==> flow/design.v <==
module sdram_controller (
    wr_addr,
    wr_data,
    wr_enable,
    rd_addr,
    rd_data,
    rd_ready,
    rd_enable,
    busy, rst_n, clk,
    addr, bank_addr, data_in, data_out, data_oe, clock_enable, cs_n, ras_n, cas_n, we_n,
    data_mask_low, data_mask_high
);
parameter ROW_WIDTH = 13;
parameter COL_WIDTH = 9;
parameter BANK_WIDTH = 2;
parameter SDRADDR_WIDTH = ROW_WIDTH > COL_WIDTH ? ROW_WIDTH : COL_WIDTH;
parameter HADDR_WIDTH = BANK_WIDTH + ROW_WIDTH + COL_WIDTH;
parameter CLK_FREQUENCY = 133;   
parameter REFRESH_TIME =  32;    
parameter REFRESH_COUNT = 8192;  
localparam CYCLES_BETWEEN_REFRESH = ( CLK_FREQUENCY
                                      * 1_000
                                      * REFRESH_TIME
                                    ) / REFRESH_COUNT;
localparam IDLE      = 5'b00000;
localparam INIT_NOP1 = 5'b01000,
           INIT_PRE1 = 5'b01001,
           INIT_NOP1_1=5'b00101,
           INIT_REF1 = 5'b01010,
           INIT_NOP2 = 5'b01011,
           INIT_REF2 = 5'b01100,
           INIT_NOP3 = 5'b01101,
           INIT_LOAD = 5'b01110,
           INIT_NOP4 = 5'b01111;
localparam REF_PRE  =  5'b00001,
           REF_NOP1 =  5'b00010,
           REF_REF  =  5'b00011,
           REF_NOP2 =  5'b00100;
localparam READ_ACT  = 5'b10000,
           READ_NOP1 = 5'b10001,
           READ_CAS  = 5'b10010,
           READ_NOP2 = 5'b10011,
           READ_READ = 5'b10100;
localparam WRIT_ACT  = 5'b11000,
           WRIT_NOP1 = 5'b11001,
           WRIT_CAS  = 5'b11010,
           WRIT_NOP2 = 5'b11011;
localparam CMD_PALL = 8'b10010001,
           CMD_REF  = 8'b10001000,
           CMD_NOP  = 8'b10111000,
           CMD_MRS  = 8'b10000000,
           CMD_BACT = 8'b10011000,
           CMD_READ = 8'b10101001,
           CMD_WRIT = 8'b10100001;
input  [HADDR_WIDTH-1:0]   wr_addr;
input  [15:0]              wr_data;
input                      wr_enable;
input  [HADDR_WIDTH-1:0]   rd_addr;
output [15:0]              rd_data;
input                      rd_enable;
output                     rd_ready;
output                     busy;
input                      rst_n;
input                      clk;
output [SDRADDR_WIDTH-1:0] addr;
output [BANK_WIDTH-1:0]    bank_addr;
input  [15:0]              data_in;
output [15:0]              data_out;
output                     data_oe;
output                     clock_enable;
output                     cs_n;
output                     ras_n;
output                     cas_n;
output                     we_n;
output                     data_mask_low;
output                     data_mask_high;
reg  [HADDR_WIDTH-1:0]   haddr_r;
reg  [15:0]              wr_data_r;
reg  [15:0]              rd_data_r;
reg                      busy;
reg                      data_mask_low_r;
reg                      data_mask_high_r;
reg [SDRADDR_WIDTH-1:0]  addr_r;
reg [BANK_WIDTH-1:0]     bank_addr_r;
reg                      rd_ready_r;
wire                     data_mask_low, data_mask_high;
assign data_mask_high = data_mask_high_r;
assign data_mask_low  = data_mask_low_r;
assign rd_data        = rd_data_r;
reg [3:0] state_cnt;
reg [9:0] refresh_cnt;
reg [7:0] command;
reg [4:0] state;
reg [7:0] command_nxt;
reg [3:0] state_cnt_nxt;
reg [4:0] next;
assign {clock_enable, cs_n, ras_n, cas_n, we_n} = command[7:3];
assign bank_addr      = (state[4]) ? bank_addr_r : command[2:1];
assign addr           = (state[4] | state == INIT_LOAD) ? addr_r : { {SDRADDR_WIDTH-11{1'b0}}, command[0], 10'd0 };
assign data_out = wr_data_r;
assign data_oe  = (state == WRIT_CAS);
assign rd_ready = rd_ready_r;
always @ (posedge clk)
  if (~rst_n)
    begin
    state <= INIT_NOP1;
    command <= CMD_NOP;
    state_cnt <= 4'hf;
    haddr_r <= {HADDR_WIDTH{1'b0}};
    wr_data_r <= 16'b0;
    rd_data_r <= 16'b0;
    busy <= 1'b0;
    end
  else
    begin
    state <= next;
    command <= command_nxt;
    if (!state_cnt)
      state_cnt <= state_cnt_nxt;
    else
      state_cnt <= state_cnt - 1'b1;
    if (wr_enable)
      wr_data_r <= wr_data;
    if (state == READ_READ)
      begin
      rd_data_r <= data_in;
      rd_ready_r <= 1'b1;
      end
    else
      rd_ready_r <= 1'b0;
    busy <= state[4];
    if (rd_enable)
      haddr_r <= rd_addr;
    else if (wr_enable)
      haddr_r <= wr_addr;
    end
always @ (posedge clk)
 if (~rst_n)
   refresh_cnt <= 10'b0;
 else
   if (state == REF_NOP2)
     refresh_cnt <= 10'b0;
   else
     refresh_cnt <= refresh_cnt + 1'b1;
always @*
begin
    if (state[4])
      {data_mask_low_r, data_mask_high_r} = 2'b00;
    else
      {data_mask_low_r, data_mask_high_r} = 2'b11;
   bank_addr_r = 2'b00;
   addr_r = {SDRADDR_WIDTH{1'b0}};
   if (state == READ_ACT | state == WRIT_ACT)
     begin
     bank_addr_r = haddr_r[HADDR_WIDTH-1:HADDR_WIDTH-(BANK_WIDTH)];
     addr_r = haddr_r[HADDR_WIDTH-(BANK_WIDTH+1):HADDR_WIDTH-(BANK_WIDTH+ROW_WIDTH)];
     end
   else if (state == READ_CAS | state == WRIT_CAS)
     begin
     bank_addr_r = haddr_r[HADDR_WIDTH-1:HADDR_WIDTH-(BANK_WIDTH)];
     addr_r = {
               {SDRADDR_WIDTH-(11){1'b0}},
               1'b1,                        
               {10-COL_WIDTH{1'b0}},
               haddr_r[COL_WIDTH-1:0]
              };
     end
   else if (state == INIT_LOAD)
     begin
     addr_r = {{SDRADDR_WIDTH-10{1'b0}}, 10'b1000110000};
     end
end
always @*
begin
   state_cnt_nxt = 4'd0;
   command_nxt = CMD_NOP;
   if (state == IDLE)
        if (refresh_cnt >= CYCLES_BETWEEN_REFRESH)
          begin
          next = REF_PRE;
          command_nxt = CMD_PALL;
          end
        else if (rd_enable)
          begin
          next = READ_ACT;
          command_nxt = CMD_BACT;
          end
        else if (wr_enable)
          begin
          next = WRIT_ACT;
          command_nxt = CMD_BACT;
          end
        else
          begin
          next = IDLE;
          end
    else
      if (!state_cnt)
        case (state)
          INIT_NOP1:
            begin
            next = INIT_PRE1;
            command_nxt = CMD_PALL;
            end
          INIT_PRE1:
            begin
            next = INIT_NOP1_1;
            end
          INIT_NOP1_1:
            begin
            next = INIT_REF1;
            command_nxt = CMD_REF;
            end
          INIT_REF1:
            begin
            next = INIT_NOP2;
            state_cnt_nxt = 4'd7;
            end
          INIT_NOP2:
            begin
            next = INIT_REF2;
            command_nxt = CMD_REF;
            end
          INIT_REF2:
            begin
            next = INIT_NOP3;
            state_cnt_nxt = 4'd7;
            end
          INIT_NOP3:
            begin
            next = INIT_LOAD;
            command_nxt = CMD_MRS;
            end
          INIT_LOAD:
            begin
            next = INIT_NOP4;
            state_cnt_nxt = 4'd1;
            end
          REF_PRE:
            begin
            next = REF_NOP1;
            end
          REF_NOP1:
            begin
            next = REF_REF;
            command_nxt = CMD_REF;
            end
          REF_REF:
            begin
            next = REF_NOP2;
            state_cnt_nxt = 4'd7;
            end
          WRIT_ACT:
            begin
            next = WRIT_NOP1;
            state_cnt_nxt = 4'd1;
            end
          WRIT_NOP1:
            begin
            next = WRIT_CAS;
            command_nxt = CMD_WRIT;
            end
          WRIT_CAS:
            begin
            next = WRIT_NOP2;
            state_cnt_nxt = 4'd1;
            end
          READ_ACT:
            begin
            next = READ_NOP1;
            state_cnt_nxt = 4'd1;
            end
          READ_NOP1:
            begin
            next = READ_CAS;
            command_nxt = CMD_READ;
            end
          READ_CAS:
            begin
            next = READ_NOP2;
            state_cnt_nxt = 4'd1;
            end
          READ_NOP2:
            begin
            next = READ_READ;
            end
          default:
            begin
            next = IDLE;
            end
          endcase
      else
        begin
        next = state;
        command_nxt = command;
        end
end
endmodule
======== Tool chain data of sdram_controller ========
What the tools print for sdram_controller, step after step.
Line numbers count from 1 in the design file above.
Cell names lack the library's common part.
Not given: n/a
set-up
  top module .............................. sdram_controller
  clock ................................... clk
  library ................................. sky130hd
  corner .................................. tt_025C_1v80

======== Elaborated design ========
Source: Yosys, flattened and elaborated, memories not mapped. Widths are those after wreduce. Print and check cells do not count. Equal cells are merged and count once.
Yosys's memory passes give these memory sizes; they may raise the number of words (mostly to a power of two), join words into wider ones and drop unused or constant bits.
cells by class
  add/subtract/negate cells ............... 2
  $lt $le $gt $ge ......................... 1
  eq/ne operators ......................... 7
  mux-type cells .......................... 25
  bitwise operators ....................... 4
  reduce/logical cells .................... 5
operators by type and width
  operator                                                             number
  24-bit two-way mux                                                   2
  5-bit two-way mux                                                    7
  13-bit two-way mux                                                   2
  5-bit == test (second input constant)                                5
  6-bit two-way mux                                                    3
  8-bit two-way mux                                                    2
  11-bit two-way mux                                                   1
  10-bit by 1-bit adder with 10-bit output (second input constant)     1
  10-bit >= comparator (second input constant)                         1
  10-bit two-way mux                                                   1
  4-bit two-way mux                                                    2
  2-bit two-way mux                                                    4
  5-bit by 3-bit == test with 1-bit output (second input constant)     1
  5-bit by 4-bit == test with 1-bit output (second input constant)     1
  5-bit logical NOT                                                    1
  2-bit nonzero test                                                   2
  4-bit by 1-bit subtractor with 4-bit output (second input constant)  1
  4-bit logical NOT                                                    1
  1-bit bitwise OR                                                     3
  2-bit OR reduction                                                   1
  1-bit inverter                                                       1
  1-bit two-way mux                                                    1
storage and ports
  flip-flop bits (word level) ............. 85
  ROM bits ................................ 384
  clocked read ports x word width ......... 12
  memory cells ............................ 1
  bits of input ports ..................... 84
  output and inout port bits .............. 57
  cells after elaboration ................. 54
memory list
  memory            words  width  rd ports  write ports  RTL line  source
  (name not given)  32     12     1         0            199       case (state)

======== Depth ========
Yosys ltp: most cells in a row. Word level: on the elaborated netlist, between registers, memories and ports. Mapped: between sequential cells and ports; inverters and the memories' decode and read muxes count.
logic depth
  depth after elaboration ................. 6
  ABC_AREA ................................ 1
  mapped depth ............................ 19
  depth with buffers taken out ............ 19

======== Synthesis result ========
The flow's flattened synthesis, as Yosys stat reports it; memories are mapped. The netlist is that of the ABC_AREA named above (0 if unset); the other value can give another one.
cells by type
  cell      number  area in all (µm²)
  dfxtp_1   91      1.82E+03
  nand2_1   157     589.315
  nor2_1    93      349.085
  inv_1     62      232.723
  o21ai_0   44      220.211
  nand3_1   34      170.163
  ha_1      10      125.12
  a22oi_1   11      82.579
  clkbuf_1  16      60.058
  a21oi_1   8       40.038
  a22o_1    4       35.034
  nand2_2   5       31.28
  nand4_1   5       31.28
  buf_4     4       30.029
  edfxtp_1  1       30.029
  nor3b_1   4       30.029
  o211ai_1  4       30.029
  nor2_2    4       25.024
Not listed: further types 17, cells in them 34.
mapped netlist
  cell count .............................. 591
  chip area (Yosys) ....................... 4157.7 µm²
  sequential area ......................... 1851.8 µm²
  mapped flip-flops ....................... 92
  buffers ................................. 27

======== Worst setup path after synthesis ========
OpenSTA on the mapped netlist: ideal clock, no wires. The path of least setup slack (recovery checks aside). Input and output delay are each 20% of the period. Register names are those of the netlist, which keeps one name where synthesis merged equal registers.
timing post-synthesis
  path type ............................... input -> register
  start point ............................. input rst_n
  end point ............................... register (no name shown)
  period .................................. 7.5 ns
  input delay ............................. 1.500 ns
  library setup time ...................... 0.116 ns
  time at the first pin ................... 1.500 ns
  arrival time ............................ 2.861 ns
  required time ........................... 7.384 ns
  slack ................................... 4.522 ns
  path delay .............................. 1.477 ns
  stages on the path ...................... 14
  buffers on the path ..................... 2
  synthesis period reached ................ 2.978 ns
"path delay" = arrival - input delay + setup time.
"stages on the path" counts driving pins, that of a launching flip-flop among them; a cell with two outputs on the path counts twice.
"synthesis period reached" is the clock period less the worst setup slack; recovery checks do not enter. This is arithmetic on one report: input and output delays are still those of the set period (20% each).
between the ends, post-synthesis
  cell sequence ........................... buf_2 > clkbuf_1 > nand2_1 > inv_1 > nand2_1 > inv_1 > ha_1 > inv_1 > nand2_1 > nand2_1 > nand2_1 > nand2_1 > nand2_1 > nand2_1
ends and longest elaborated chain, post-synthesis
  what             RTL line  source
  start, declared  63        input                      rst_n;
Chain of elaborated cells between the ends: none given.

======== Path in the finished layout ========
Path of least setup slack in the final report of entry C (OpenROAD, finished layout, wires in). Where an end is a register, its clock arrival counts in the times.
timing after layout
  path type ............................... register -> output
  start point ............................. register state[2]
  end point ............................... output addr[5]
  period .................................. 6.77 ns
  external output delay ................... 1.35 ns
  time at the first pin ................... 0.34 ns
  arrival time ............................ 2.50 ns
  required time ........................... 5.42 ns
  slack ................................... 2.92 ns
  stages on the path ...................... 9
  buffers on the path ..................... 1
Between the ends stands the longest chain of elaborated cells between them, by number of cells; it is not shown to be the way that was timed. Of several equally long chains one is given.
A line is the first line of the expression or statement that the cell stems from. Yosys adds cells for indexed reads and writes and turns some case tables into memories.
between the ends, after layout
  cell sequence ........................... dfxtp_1 > nor2_1 > nand2_1 > nor2_1 > inv_1 > nand2_1 > o21ai_0 > a21oi_1 > clkdlybuf4s50_1
  length of the longest elaborated chain .. 5
  elaborated cells between the ends (all ways) .. 12
  classes of those cells .................. eq/ne (5); mux (4); logic (3)
ends and longest elaborated chain, after layout
  what                                      RTL line  source
  start, declared                           93        reg [4:0] state;
  start, assigned                           106       state <= INIT_NOP1;
  start, assigned                           116       state <= next;
  5-bit by 4-bit == test with 1-bit output  168       else if (state == INIT_LOAD)
  10-bit two-way mux                        168
  11-bit two-way mux                        158       else if (state == READ_CAS | state == WRIT_CAS)
  13-bit two-way mux                        153       if (state == READ_ACT | state == WRIT_ACT)
  13-bit two-way mux                        99        assign addr           = (state[4] | state == INIT_LOAD) ? addr_r : { {SDRADDR_WIDTH-11{1'b0}}, command[0], 10' ...
  end, declared                             65        output [SDRADDR_WIDTH-1:0] addr;

Measured results for sdram_controller: 4 stored runs of the Yosys and OpenROAD flow on sky130hd. The settings differ; the order carries no meaning. The constraints put input and output delay at 20% of the set period each and load the outputs with 0.01 pF.
"achieved clock period (ns)" = clock period - worst setup slack. The figure is calculated, with input and output delays left at 20% of the set period.
"worst setup path time (ns)" = time allowed to the worst setup path (clock period - input delay - output delay, where it has them) - its slack; a late launch clock adds to it, a late capture clock takes from it.
"finish__power__total" is the tool's figure for a default switching activity; nothing was simulated.

Flow files of entry A
==> flow/run.sh <==
#!/bin/bash
# the make line also repeats the synthesis and layout settings of config.mk as NAME=value (left out here)
make -C /OpenROAD-flow-scripts/flow DESIGN_CONFIG=/design/flow/config.mk WORK_HOME=/design/flow/orfs CLKGATE_MAP_FILE= finish
==> flow/config.mk <==
export PLATFORM = sky130hd
export DESIGN_NAME = sdram_controller
export DESIGN_NICKNAME = sdram_controller
export VERILOG_FILES = /design/flow/design.v
export SDC_FILE = /design/flow/constraint.sdc
export NUM_CORES = 4
export LEC_CHECK = 0
export CAP_MARGIN = 20
export CELL_PAD_IN_SITES_DETAIL_PLACEMENT = 2
export CELL_PAD_IN_SITES_GLOBAL_PLACEMENT = 3
export CORE_ASPECT_RATIO = 0.85
export CORE_MARGIN = 4
export CORE_UTILIZATION = 54
export CTS_CLUSTER_DIAMETER = 230
export CTS_CLUSTER_SIZE = 26
export GPL_ROUTABILITY_DRIVEN = 0
export GPL_TIMING_DRIVEN = 1
export HOLD_SLACK_MARGIN = 0.05
export MAX_ROUTING_LAYER = met5
export MIN_ROUTING_LAYER = met1
export PLACE_DENSITY_LB_ADDON = 0.12
export SETUP_SLACK_MARGIN = -0.26
export SLEW_MARGIN = 35
export TNS_END_PERCENT = 60
==> flow/constraint.sdc <==
create_clock -name core_clock -period 4.09 [get_ports {clk}]
set_input_delay 0.8180 -clock core_clock [delete_from_list [all_inputs] [get_ports {clk}]]
set_output_delay 0.8180 -clock core_clock [all_outputs]
set_load 0.01 [all_outputs]

report of entry A: did not finish, place, FLW-0024

Flow files of entry B
==> flow/run.sh <==
#!/bin/bash
# the make line also repeats the synthesis and layout settings of config.mk as NAME=value (left out here)
make -C /OpenROAD-flow-scripts/flow DESIGN_CONFIG=/design/flow/config.mk WORK_HOME=/design/flow/orfs CLKGATE_MAP_FILE= finish
==> flow/config.mk <==
export PLATFORM = sky130hd
export DESIGN_NAME = sdram_controller
export DESIGN_NICKNAME = sdram_controller
export VERILOG_FILES = /design/flow/design.v
export SDC_FILE = /design/flow/constraint.sdc
export NUM_CORES = 4
export LEC_CHECK = 0
export CAP_MARGIN = 20
export CELL_PAD_IN_SITES_DETAIL_PLACEMENT = 2
export CELL_PAD_IN_SITES_GLOBAL_PLACEMENT = 3
export CORE_ASPECT_RATIO = 0.85
export CORE_MARGIN = 4
export CORE_UTILIZATION = 54
export CTS_CLUSTER_DIAMETER = 230
export CTS_CLUSTER_SIZE = 26
export GPL_ROUTABILITY_DRIVEN = 0
export GPL_TIMING_DRIVEN = 0
export HOLD_SLACK_MARGIN = 0.05
export MAX_ROUTING_LAYER = met5
export MIN_ROUTING_LAYER = met2
export PLACE_DENSITY_LB_ADDON = 0.12
export SETUP_SLACK_MARGIN = -0.26
export SLEW_MARGIN = 35
export TNS_END_PERCENT = 60
==> flow/constraint.sdc <==
create_clock -name core_clock -period 4.09 [get_ports {clk}]
set_input_delay 0.8180 -clock core_clock [delete_from_list [all_inputs] [get_ports {clk}]]
set_output_delay 0.8180 -clock core_clock [all_outputs]
set_load 0.01 [all_outputs]

report of entry B: did not finish, place, FLW-0024

Flow files of entry C
==> flow/run.sh <==
#!/bin/bash
# the make line also repeats the synthesis and layout settings of config.mk as NAME=value (left out here)
make -C /OpenROAD-flow-scripts/flow DESIGN_CONFIG=/design/flow/config.mk WORK_HOME=/design/flow/orfs CLKGATE_MAP_FILE= finish
==> flow/config.mk <==
export PLATFORM = sky130hd
export DESIGN_NAME = sdram_controller
export DESIGN_NICKNAME = sdram_controller
export VERILOG_FILES = /design/flow/design.v
export SDC_FILE = /design/flow/constraint.sdc
export NUM_CORES = 4
export LEC_CHECK = 0
export ABC_AREA = 1
export CAP_MARGIN = 20
export CELL_PAD_IN_SITES_GLOBAL_PLACEMENT = 0
export CORE_ASPECT_RATIO = 1.76
export CORE_MARGIN = 6
export CORE_UTILIZATION = 52
export PLACE_DENSITY_LB_ADDON = 0.14
export SETUP_SLACK_MARGIN = 1.74
export SLEW_MARGIN = 30
==> flow/constraint.sdc <==
create_clock -name core_clock -period 6.77 [get_ports {clk}]
set_input_delay 1.3540 -clock core_clock [delete_from_list [all_inputs] [get_ports {clk}]]
set_output_delay 1.3540 -clock core_clock [all_outputs]
set_load 0.01 [all_outputs]

report of entry C
yosys chip area after synthesis (um^2): 4157.7
finish__design__die__area: 10371.6
finish__design__instance__area__stdcell: 5841.9
finish__design__instance__utilization: 0.7667
finish__timing__setup__ws: 2.918
finish__timing__setup__tns: 0.000
finish__timing__hold__ws: 0.450
finish__power__total: 1.198e-03
achieved clock period (ns): 3.852
worst setup path time (ns): 2.50
worst setup path kind: register -> output

Flow files of entry D
==> flow/run.sh <==
#!/bin/bash
# the make line also repeats the synthesis and layout settings of config.mk as NAME=value (left out here)
make -C /OpenROAD-flow-scripts/flow DESIGN_CONFIG=/design/flow/config.mk WORK_HOME=/design/flow/orfs CLKGATE_MAP_FILE= finish
==> flow/config.mk <==
export PLATFORM = sky130hd
export DESIGN_NAME = sdram_controller
export DESIGN_NICKNAME = sdram_controller
export VERILOG_FILES = /design/flow/design.v
export SDC_FILE = /design/flow/constraint.sdc
export NUM_CORES = 4
export LEC_CHECK = 0
export CAP_MARGIN = 20
export CELL_PAD_IN_SITES_DETAIL_PLACEMENT = 0
export CORE_MARGIN = 2
export CORE_UTILIZATION = 40
export GPL_ROUTABILITY_DRIVEN = 1
export HOLD_SLACK_MARGIN = 0.07
export MAX_ROUTING_LAYER = met5
export MIN_ROUTING_LAYER = met2
export PLACE_DENSITY = 0.56
export SLEW_MARGIN = 20
==> flow/constraint.sdc <==
create_clock -name core_clock -period 5.4 [get_ports {clk}]
set_input_delay 1.0800 -clock core_clock [delete_from_list [all_inputs] [get_ports {clk}]]
set_output_delay 1.0800 -clock core_clock [all_outputs]
set_load 0.01 [all_outputs]

report of entry D
yosys chip area after synthesis (um^2): 4209.0
finish__design__die__area: 11359.3
finish__design__instance__area__stdcell: 5835.6
finish__design__instance__utilization: 0.5678
finish__timing__setup__ws: 1.656
finish__timing__setup__tns: 0.000
finish__timing__hold__ws: 0.456
finish__power__total: 1.334e-03
achieved clock period (ns): 3.744
worst setup path time (ns): 2.66
worst setup path kind: register -> output
